==> flow/design.v <==
module DECODER(
input  wire [3:2] ALU_FUN,
output reg Arith_Enable,
output reg Logic_Enable,
output reg CMP_Enable, 
output reg Shift_Enable
);
always @(*)
   begin
     Arith_Enable   = 1'b0;
	 Logic_Enable = 1'b0;
	 CMP_Enable   = 1'b0;
	 Shift_Enable = 1'b0;
     case(ALU_FUN)
	     2'b00 : Arith_Enable = 1'b1;
	     2'b01 : Logic_Enable = 1'b1;
	     2'b10 : CMP_Enable   = 1'b1;
	     2'b11 : Shift_Enable = 1'b1;
	  endcase
   end 
 endmodule
module ARITHMETIC_UNIT #(parameter width = 16 , Arith_width = width + width )(
input wire signed [width-1:0] A,
input wire signed [width-1:0] B, 
input wire [1:0] ALU_FUN,
input wire Arith_Enable,
input wire CLK,
input wire RST,
output reg signed [Arith_width-1:0] Arith_OUT,
output reg        Carry_OUT,
output reg        Arith_Flag
);
reg [Arith_width-1:0] Arith_OUT0;
reg                   Carry_OUT0;
reg                   Arith_Flag0;
always @(posedge CLK, negedge RST)
  begin 
    if(!RST)
	 begin
	    Arith_OUT <= 'b0;
		Carry_OUT <= 16'b0;
		Arith_Flag<= 1'b0;
	 end
	else
	 begin
	    Arith_OUT <= Arith_OUT0;
		if(Arith_Enable)
		  Carry_OUT <= Carry_OUT0;
		Arith_Flag<= Arith_Flag0;
	 end
  end
always @(*)
  begin
     if(Arith_Enable)
	 begin
	     Arith_Flag0 = 1'b1;
	     case(ALU_FUN)
		     2'b00 : {Carry_OUT0,Arith_OUT0} = A+B;
			 2'b01 : {Carry_OUT0,Arith_OUT0} = A-B;
			 2'b10 : {Carry_OUT0,Arith_OUT0} = A*B;
			 2'b11 : {Carry_OUT0,Arith_OUT0} = (B == 0) ? 1'sb0 : A/B;
		  endcase
	 end
	 else
	   begin
	     Arith_OUT0  = 'b0;
		 Carry_OUT0  = 1'b0;
		 Arith_Flag0 = 1'b0;
	   end
  end
endmodule
module LOGIC_UNIT #(parameter width = 16 , Logic_width = width)(
input wire  [width-1:0] A,
input wire  [width-1:0] B, 
input wire [1:0] ALU_FUN,
input wire Logic_Enable,
input wire CLK,
input wire RST,
output reg [Logic_width-1:0] Logic_OUT,
output reg         Logic_Flag
);
reg [Logic_width-1:0] Logic_OUT0; 
reg                   Logic_Flag0 ;
always @(posedge CLK, negedge RST)
  begin
    if(!RST)
	 begin
	    Logic_OUT <= 'b0;
		Logic_Flag<= 1'b0;
	 end
	else
	 begin
	  Logic_OUT <= Logic_OUT0;
		Logic_Flag<= Logic_Flag0;
	 end
  end
always @(*)
  begin
     if(Logic_Enable)
	 begin
	     Logic_Flag0 = 1'b1;
	     case(ALU_FUN)
		   2'b00 : Logic_OUT0 = A&B;
			 2'b01 : Logic_OUT0 = A|B;
			 2'b10 : Logic_OUT0 = ~(A&B);
			 2'b11 : Logic_OUT0 = ~(A|B);
		  endcase
	 end
	 else
	   begin
	     Logic_OUT0  = 'b0;
		 Logic_Flag0 = 1'b0;
	   end
  end
endmodule
module CMP_UNIT #(parameter width = 16 , CMP_width   = width )(
input wire  [width-1:0] A,
input wire  [width-1:0] B, 
input wire [1:0] ALU_FUN,
input wire CMP_Enable,
input wire CLK,
input wire RST,
output reg [CMP_width-1:0] CMP_OUT,
output reg         CMP_Flag
);
reg [CMP_width-1:0] CMP_OUT0;
reg                 CMP_Flag0 ;
reg [CMP_width-1:0] EQ ;
reg [CMP_width-1:0] GR ; 
reg [CMP_width-1:0] LW;
always @(posedge CLK , negedge RST)
  begin
    if(!RST)
	 begin
	    CMP_OUT <= 'b0;
		CMP_Flag<= 1'b0;
	 end
	else
	 begin
	    CMP_OUT <= CMP_OUT0;
		CMP_Flag<= CMP_Flag0;
	 end
  end
always @(*)
  begin
     if(A==B)
       EQ ='b1;
     else 
       EQ ='b0;
     if(A>B)
       GR ='b10;
     else 
       GR ='b0;
     if(A<B)
       LW ='b11;
     else 
       LW ='b0;
     if(CMP_Enable)
	   begin
	     CMP_Flag0 = 1'b1;
	     case(ALU_FUN)
		     2'b00 : CMP_OUT0 = 'b0;
			 2'b01 : CMP_OUT0 = EQ;
			 2'b10 : CMP_OUT0 = GR;
			 2'b11 : CMP_OUT0 = LW;
		  endcase
	   end
	 else
	   begin
	     CMP_OUT0  = 'b0;
		 CMP_Flag0 = 1'b0;
	   end
  end
endmodule
module SHIFT_UNIT #(parameter width = 16 , Shift_width = width)(
input wire  [width-1:0] A,
input wire  [width-1:0] B, 
input wire [1:0] ALU_FUN,
input wire Shift_Enable,
input wire CLK,
input wire RST,
output reg [Shift_width-1:0] Shift_OUT,
output reg         Shift_Flag
);
reg [Shift_width-1:0] Shift_OUT0;
reg                   Shift_Flag0 ;
always @(posedge CLK, negedge RST)
  begin
    if(!RST)
	 begin
	    Shift_OUT <= 'b0;
		Shift_Flag<= 1'b0;
	 end
	else
	 begin
	    Shift_OUT <= Shift_OUT0;
		Shift_Flag<= Shift_Flag0;
	 end
  end
always @(*)
  begin
     if(Shift_Enable)
	 begin
	     Shift_Flag0 = 1'b1;
	     case(ALU_FUN)
		     2'b00 : Shift_OUT0 = A>>1'b1;
			 2'b01 : Shift_OUT0 = A<<1'b1;
			 2'b10 : Shift_OUT0 = B>>1'b1;
			 2'b11 : Shift_OUT0 = B<<1'b1;
		  endcase
	 end
	 else
	   begin
	     Shift_OUT0  = 'b0;
		 Shift_Flag0 = 1'b0;
	   end
  end
endmodule
module ALU_Top #(parameter width = 16 ,
                   Arith_width = width + width ,
                   Logic_width = width,	
                   CMP_width   = width,
                   Shift_width = width)(
input wire [width-1:0] A,
input wire [width-1:0] B,
input wire CLK,
input wire RST,
input wire [3:0] ALU_FUN,
output wire [Arith_width-1:0]  Arith_OUT,
output wire                    Carry_OUT,
output wire                    Arith_Flag,
output wire [Logic_width-1:0]  Logic_OUT,  
output wire                    Logic_Flag,
output wire [CMP_width-1:0]    CMP_OUT,    
output wire                    CMP_Flag,
output wire [Shift_width-1:0]  Shift_OUT,
output wire                    Shift_Flag
);
wire Arith_Enable ,Logic_Enable , CMP_Enable , Shift_Enable;
DECODER u_decoder(
.ALU_FUN(ALU_FUN[3:2]),
.Arith_Enable(Arith_Enable),
.Logic_Enable(Logic_Enable),
.CMP_Enable(CMP_Enable),
.Shift_Enable(Shift_Enable)
);
ARITHMETIC_UNIT #(.width(width),.Arith_width(Arith_width)) u_arithmatic(
.A(A),
.B(B),
.ALU_FUN(ALU_FUN[1:0]),
.CLK(CLK),
.RST(RST),
.Arith_Enable(Arith_Enable),
.Arith_OUT(Arith_OUT),
.Carry_OUT(Carry_OUT),
.Arith_Flag(Arith_Flag)
);
LOGIC_UNIT #(.width(width),.Logic_width(Logic_width)) u_logic(
.A(A),
.B(B),
.ALU_FUN(ALU_FUN[1:0]),
.CLK(CLK),
.RST(RST),
.Logic_Enable(Logic_Enable),
.Logic_OUT(Logic_OUT),
.Logic_Flag(Logic_Flag)
);
CMP_UNIT #(.width(width),.CMP_width(CMP_width)) u_cmp(
.A(A),
.B(B),
.ALU_FUN(ALU_FUN[1:0]),
.CLK(CLK),
.RST(RST),
.CMP_Enable(CMP_Enable),
.CMP_OUT(CMP_OUT),
.CMP_Flag(CMP_Flag)
);
SHIFT_UNIT #(.width(width),.Shift_width(Shift_width)) u_shift(
.A(A),
.B(B),
.ALU_FUN(ALU_FUN[1:0]),
.CLK(CLK),
.RST(RST),
.Shift_Enable(Shift_Enable),
.Shift_OUT(Shift_OUT),
.Shift_Flag(Shift_Flag)
);
endmodule
Wiki page: ALU_Top / tool data

Tool chain data of ALU_Top --
Each step is given for the RTL above and for the edited RTL. Lines under "unedited" count in the file above, lines under "edited" in the edited file. "change": "edited" minus "unedited" as printed here. Operators: Yosys type, input widths -> output width; for muxes data width and select width s. Cell names lack the library's common part. A cell with n/a has no value.
Design: top module ALU_Top, clock input CLK, library sky130hd, corner tt_025C_1v80

Edit of the RTL --
The edit as a unified diff against the file above. The edit is scripted, without regard to the design's behaviour, which it may alter; it was not made to optimise anything.
begin of diff
@@ -59,5 +59,5 @@
 			 2'b01 : {Carry_OUT0,Arith_OUT0} = A-B;
 			 2'b10 : {Carry_OUT0,Arith_OUT0} = A*B;
-			 2'b11 : {Carry_OUT0,Arith_OUT0} = (B == 0) ? 1'sb0 : A/B;
+			 2'b11 : {Carry_OUT0,Arith_OUT0} = A/B;
 		  endcase
 	 end
end of diff

After elaboration --
Counts by Yosys on the flattened word-level netlist (proc, flatten, opt, wreduce; memories kept). Register bits leave out memories and registers merged into their read ports (data or address). Print and check cells are left out. Cells with the same type and inputs are merged into one.
Bit counts:
- output and inout port bits | unedited 85, edited 85, change 0
- bits in registers | unedited 85, edited 85, change 0
- bits of input ports | unedited 38, edited 38, change 0
Operators by class:
- div/mod/pow operators | unedited 1, edited 1, change 0
- bitwise logic cells | unedited 4, edited 4, change 0
- multiply operators | unedited 1, edited 1, change 0
- order comparisons | unedited 2, edited 2, change 0
- mux-type cells | unedited 20, edited 19, change -1
- reduce/logical cells | unedited 7, edited 6, change -1
- eq/ne operators | unedited 7, edited 7, change 0
- add/subtract/negate cells | unedited 2, edited 2, change 0
Operators by type and width:
- $logic_not 16->1 | unedited 1, edited 0, change -1
- $mux 33 | unedited 1, edited 0, change -1
- $mux 1 | unedited 5, edited 5, change 0
- $eq 2x2->1 const B | unedited 4, edited 4, change 0
- $pmux 1 s2 | unedited 4, edited 4, change 0
- $reduce_or 3->1 | unedited 4, edited 4, change 0
- $mux 16 | unedited 3, edited 3, change 0
- $pmux 16 s4 | unedited 3, edited 3, change 0
- $eq 2x1->1 const B | unedited 2, edited 2, change 0
- $logic_not 2->1 | unedited 2, edited 2, change 0
- $mux 2 | unedited 2, edited 2, change 0
- $not 16->16 | unedited 2, edited 2, change 0
- $add 16x16->17 | unedited 1, edited 1, change 0
- $and 16x16->16 | unedited 1, edited 1, change 0
- $div 16x16->33 | unedited 1, edited 1, change 0
- $eq 16x16->1 | unedited 1, edited 1, change 0
- $gt 16x16->1 | unedited 1, edited 1, change 0
- $lt 16x16->1 | unedited 1, edited 1, change 0
- $mul 16x16->32 | unedited 1, edited 1, change 0
- $mux 32 | unedited 1, edited 1, change 0
- $or 16x16->16 | unedited 1, edited 1, change 0
- $pmux 33 s4 | unedited 1, edited 1, change 0
- $sub 16x16->17 | unedited 1, edited 1, change 0

Longest topological paths --
Yosys ltp: most cells in a row. Word level: on the elaborated netlist, between registers, memories and ports. Mapped: between sequential cells and ports; inverters and the memories' decode and read muxes count.
Depth:
- depth in word-level cells | unedited 4, edited 4, change 0
- ABC_AREA | unedited 0, edited 0
- depth in mapped cells | unedited 367, edited 367, change 0
- depth with buffers taken out | unedited 335, edited 330, change -5

Synthesis result --
The flow's flattened synthesis, as Yosys stat reports it; memories are mapped. The netlist is that of the ABC_AREA named above (0 if unset); the other value can give another one.
Mapped netlist:
- flip-flop cells | unedited 71, edited 71, change 0
- standard cells after synthesis | unedited 6281, edited 6307, change +26
- synthesis area (µm²) | unedited 46377.0, edited 46513.4, change +136.4
Cells by type:
- nand2_1 | unedited 629, edited 697, change +68
- o21ai_0 | unedited 318, edited 287, change -31
- xnor2_1 | unedited 308, edited 338, change +30
- a21oi_1 | unedited 470, edited 493, change +23
- nand3_1 | unedited 104, edited 126, change +22
- and3_1 | unedited 69, edited 47, change -22
- or3_1 | unedited 73, edited 53, change -20
- clkbuf_1 | unedited 155, edited 136, change -19
- xor2_1 | unedited 159, edited 142, change -17
- a21o_1 | unedited 215, edited 199, change -16
- o211ai_1 | unedited 71, edited 59, change -12
- mux2_2 | unedited 58, edited 70, change +12
- a311oi_1 | unedited 5, edited 17, change +12
- or2_2 | unedited 53, edited 42, change -11
- buf_1 | unedited 43, edited 54, change +11
- nand4_1 | unedited 63, edited 73, change +10
- o21ai_1 | unedited 21, edited 11, change -10
- a221o_1 | unedited 10, edited 20, change +10
The list need not be complete. The figures by module come from a second, unflattened synthesis with its own total; it is not the netlist above.
Unflattened totals:
- cell total of the unflattened synthesis | unedited 6390, edited 6326, change -64
- area (unflattened synthesis) (µm²) | unedited 47154.0, edited 46661.0, change -493.0
Rows give one instance, submodules left out.
By module, unedited:
- ARITHMETIC_UNIT | seq. area 850.8 µm², area 44944.4 µm², cells 6190, times used 1
- LOGIC_UNIT | seq. area 425.4 µm², area 807.0 µm², cells 56, times used 1
- SHIFT_UNIT | seq. area 425.4 µm², area 732.0 µm², cells 55, times used 1
- CMP_UNIT | seq. area 75.1 µm², area 644.4 µm², cells 85, times used 1
- DECODER | seq. area 0.0 µm², area 26.3 µm², cells 4, times used 1
- ALU_Top | seq. area 0.0 µm², area 0.0 µm², cells 0, times used 1
By module, edited:
- ARITHMETIC_UNIT | seq. area 850.8 µm², area 44451.4 µm², cells 6126, times used 1
- LOGIC_UNIT | seq. area 425.4 µm², area 807.0 µm², cells 56, times used 1
- SHIFT_UNIT | seq. area 425.4 µm², area 732.0 µm², cells 55, times used 1
- CMP_UNIT | seq. area 75.1 µm², area 644.4 µm², cells 85, times used 1
- DECODER | seq. area 0.0 µm², area 26.3 µm², cells 4, times used 1
- ALU_Top | seq. area 0.0 µm², area 0.0 µm², cells 0, times used 1

Timing after synthesis --
Source: OpenSTA report_checks on the synthesized netlist (no wires, ideal clock, input and output delay 20% of the period each), path of least setup slack; recovery checks are left aside. Register names are those of the netlist, which keeps one name where synthesis merged equal registers.
Timing after synthesis:
- kind | unedited input port to flip-flop, edited input port to flip-flop
- from | unedited input B[0], edited input B[0]
- to | unedited register u_arithmatic.Arith_OUT[22], edited register u_arithmatic.Carry_OUT
- buffers on the path | unedited 51, edited 60, change +9
- period (ps) | unedited 95000, edited 95000, change 0
- stages | unedited 336, edited 333, change -3
- arrival (ps) | unedited 91627, edited 92162, change +535
- setup time (ps) | unedited 137, edited 126, change -11
- path delay (ps) | unedited 72764, edited 73288, change +524
- slack (ps) | unedited 3236, edited 2712, change -524
- synthesis period reached (ps) | unedited 91764, edited 92288, change +524
"path delay" = arrival - input delay + setup time. "stages" counts driving pins, that of a launching flip-flop among them; a cell with two outputs on the path counts twice. "synthesis period reached" = period - worst setup slack (recovery checks aside). The figure is calculated, with input and output delays left at 20% of the set period. The rows between start and end are the longest chain of elaborated cells between them; the timing report does not say that the signal goes this way. Where chains are equally long, one stands for them. Each line given opens the expression or statement behind the cell; cells for indexed reads and writes are added by Yosys, which also makes memories of some case tables.
Between the ends, after synthesis, unedited: cell sequence inv_1 > buf_1 > ha_1 > or3b_1 > or4_4 > o21ai_4 > nand4_2 > nor2_4 > and2_1 > nand3b_1 > inv_1 > nand2_1 > a21o_1 > nor2_1 > ha_1 > o21a_1 > o21a_1 > nor2_1 > [300 not listed] > ha_1 > a21o_1 > a21o_1 > a21oi_1 > nor2b_1 > o21ai_0 > nand2b_1 > a21oi_1 > and3_1 > clkbuf_1 > ha_1 > inv_1 > nor4_1 > nand4_1 > or2_2 > o31ai_1 > xnor2_1 > o22ai_1, cells in the longest elaborated chain 4, elaborated cells between the ends (all ways) 8, those cells by class add/sub (2); mul (1); div (1); mux (3); reduce/logical (1)
Ends and longest elaborated chain, after synthesis, unedited:
- from (decl) | RTL line 225 | input wire [width-1:0] B,
- $div 16x16->33 | RTL line 61 | 2'b11 : {Carry_OUT0,Arith_OUT0} = (B == 0) ? 1'sb0 : A/B;
- $mux 33 | RTL line 61
- $pmux 33 s4 | RTL line 57 | case(ALU_FUN)
- $mux 32 | RTL line 54 | if(Arith_Enable)
- to (assign) | RTL line 40 | Arith_OUT <= 'b0;
- to (assign) | RTL line 46 | Arith_OUT <= Arith_OUT0;
- to (decl) | RTL line 29 | output reg signed [Arith_width-1:0] Arith_OUT,
Between the ends, after synthesis, edited: cell sequence clkbuf_1 > inv_1 > buf_1 > ha_1 > mux2i_1 > ha_1 > o21ai_0 > nor2b_1 > nor4_1 > ha_1 > o211a_1 > or3_1 > and3_1 > o41a_1 > nor2_1 > ha_1 > or3_1 > o221a_2 > [297 not listed] > o21ai_0 > ha_1 > a21o_1 > a21o_1 > a21o_1 > a21oi_1 > nor2b_1 > o21ai_0 > nand2b_1 > a221oi_1 > and2_1 > ha_1 > inv_1 > nor4_1 > nand4_1 > o41ai_1 > xor2_1 > a221o_1, cells in the longest elaborated chain 2, elaborated cells between the ends (all ways) 5, those cells by class add/sub (2); mul (1); div (1); mux (1)
Ends and longest elaborated chain, after synthesis, edited:
- from (decl) | RTL line 225 | input wire [width-1:0] B,
- $div 16x16->33 | RTL line 61 | 2'b11 : {Carry_OUT0,Arith_OUT0} = A/B;
- $pmux 33 s4 | RTL line 57 | case(ALU_FUN)
- to (assign) | RTL line 41 | Carry_OUT <= 16'b0;
- to (assign) | RTL line 48 | Carry_OUT <= Carry_OUT0;
- to (decl) | RTL line 30 | output reg        Carry_OUT,

Path in the finished layout --
From the final timing report of the runs of set A: the path of least setup slack in the routed layout; clock arrival at registers is part of the times. The report prints the path's times to 10 ps; the period is as set.
Timing after layout:
- kind | unedited input port to flip-flop, edited input port to flip-flop
- from | unedited input B[1], edited input B[8]
- to | unedited register u_arithmatic.Arith_OUT[20], edited register u_arithmatic.Arith_OUT[9]
- buffers on the path | unedited 33, edited 28, change -5
- slack (ps) | unedited 3530, edited 2990, change -540
- arrival (ps) | unedited 89330, edited 89920, change +590
- stages | unedited 317, edited 299, change -18
- setup time (ps) | unedited 200, edited 180, change -20
- period (ps) | unedited 92700, edited 92700, change 0
The rows between start and end are the longest chain of elaborated cells between them; the timing report does not say that the signal goes this way. Where chains are equally long, one stands for them.
Between the ends, after layout, unedited: cell sequence clkdlybuf4s50_1 > buf_4 > clkinv_1 > ha_1 > or3b_4 > or4_4 > o21ai_4 > nand4_2 > nor2_4 > and2_2 > nand3b_1 > inv_1 > nand2_1 > a21o_1 > nor2_1 > ha_1 > o21a_1 > o21a_1 > [281 not listed] > a21o_1 > a21o_1 > a21oi_1 > nor2b_1 > o21ai_0 > nand2b_1 > a21oi_1 > and3_1 > ha_1 > inv_1 > nor4_1 > buf_4 > nand4_1 > buf_4 > or2_2 > o21ai_1 > xnor2_2 > o22ai_1, cells in the longest elaborated chain 4, elaborated cells between the ends (all ways) 8, those cells by class add/sub (2); mul (1); div (1); mux (3); reduce/logical (1)
Ends and longest elaborated chain, after layout, unedited:
- from (decl) | RTL line 225 | input wire [width-1:0] B,
- $div 16x16->33 | RTL line 61 | 2'b11 : {Carry_OUT0,Arith_OUT0} = (B == 0) ? 1'sb0 : A/B;
- $mux 33 | RTL line 61
- $pmux 33 s4 | RTL line 57 | case(ALU_FUN)
- $mux 32 | RTL line 54 | if(Arith_Enable)
- to (assign) | RTL line 40 | Arith_OUT <= 'b0;
- to (assign) | RTL line 46 | Arith_OUT <= Arith_OUT0;
- to (decl) | RTL line 29 | output reg signed [Arith_width-1:0] Arith_OUT,
Between the ends, after layout, edited: cell sequence clkdlybuf4s50_1 > buf_4 > nor4_4 > a41oi_1 > nor4_2 > buf_4 > nand2_1 > nor3_2 > nand2_1 > nor4_1 > ha_1 > o211a_1 > or3_1 > and3_1 > o41a_1 > nor2_1 > ha_1 > or3_1 > [263 not listed] > nor2_1 > inv_1 > o21ai_0 > ha_1 > a21o_1 > a21o_1 > a21o_1 > a21oi_1 > nor2b_1 > o21ai_0 > nand2b_1 > a221oi_4 > nand3_1 > or4_1 > o21ai_0 > xnor2_1 > a221oi_1 > a211oi_1, cells in the longest elaborated chain 3, elaborated cells between the ends (all ways) 6, those cells by class add/sub (2); mul (1); div (1); mux (2)
Ends and longest elaborated chain, after layout, edited:
- from (decl) | RTL line 225 | input wire [width-1:0] B,
- $div 16x16->33 | RTL line 61 | 2'b11 : {Carry_OUT0,Arith_OUT0} = A/B;
- $pmux 33 s4 | RTL line 57 | case(ALU_FUN)
- $mux 32 | RTL line 54 | if(Arith_Enable)
- to (assign) | RTL line 40 | Arith_OUT <= 'b0;
- to (assign) | RTL line 46 | Arith_OUT <= Arith_OUT0;
- to (decl) | RTL line 29 | output reg signed [Arith_width-1:0] Arith_OUT,

Measured runs --
Runs of the flow (Yosys, OpenROAD) on both versions; the two runs of a pair have the same settings. The constraints put input and output delay at 20% of the set period each and load the outputs with 0.01 pF.
Flow settings, set A: CORE_UTILIZATION 40, period_ns 92.7, CAP_MARGIN 20, CORE_MARGIN 2, SLEW_MARGIN 20
Measured results, set A:
- final design utilization | unedited 0.484, edited 0.458, change -0.026
- standard-cell area of the final layout (µm²) | unedited 55435.7, edited 53064.6, change -2371.1
- mapped cell area after synthesis (µm²) | unedited 46377.0, edited 46513.4, change +136.4
- total negative slack on setup checks (ps) | unedited 0, edited 0, change 0
- die footprint (µm²) | unedited 118684.0, edited 119028.0, change +344.0
- worst hold slack after layout (ps) | unedited 731, edited 710, change -21
- worst slack on setup checks (ps) | unedited 3530, edited 2990, change -540
- clock period reached (ps) | unedited 89170, edited 89710, change +540
Flow settings, set B: ABC_AREA 0, CORE_MARGIN 7, CORE_UTILIZATION 26, CTS_CLUSTER_DIAMETER 211, MAX_ROUTING_LAYER met4, PLACE_DENSITY 0.44, SETUP_SLACK_MARGIN -2.0, period_ns 95.3, CAP_MARGIN 20, SLEW_MARGIN 20
Measured results, set B:
- final design utilization | unedited 0.323, edited 0.303, change -0.020
- standard-cell area of the final layout (µm²) | unedited 57086.0, edited 53934.2, change -3151.8
- mapped cell area after synthesis (µm²) | unedited 46377.0, edited 46513.4, change +136.4
- total negative slack on setup checks (ps) | unedited 0, edited 0, change 0
- die footprint (µm²) | unedited 190393.0, edited 190934.0, change +541.0
- worst hold slack after layout (ps) | unedited 602, edited 648, change +46
- worst slack on setup checks (ps) | unedited 1961, edited 2032, change +71
- clock period reached (ps) | unedited 93339, edited 93268, change -71
"clock period reached" is the run's clock period less its worst setup slack. It is reckoned from that one timing run; input and output delays stay at 20% of the period that was set.
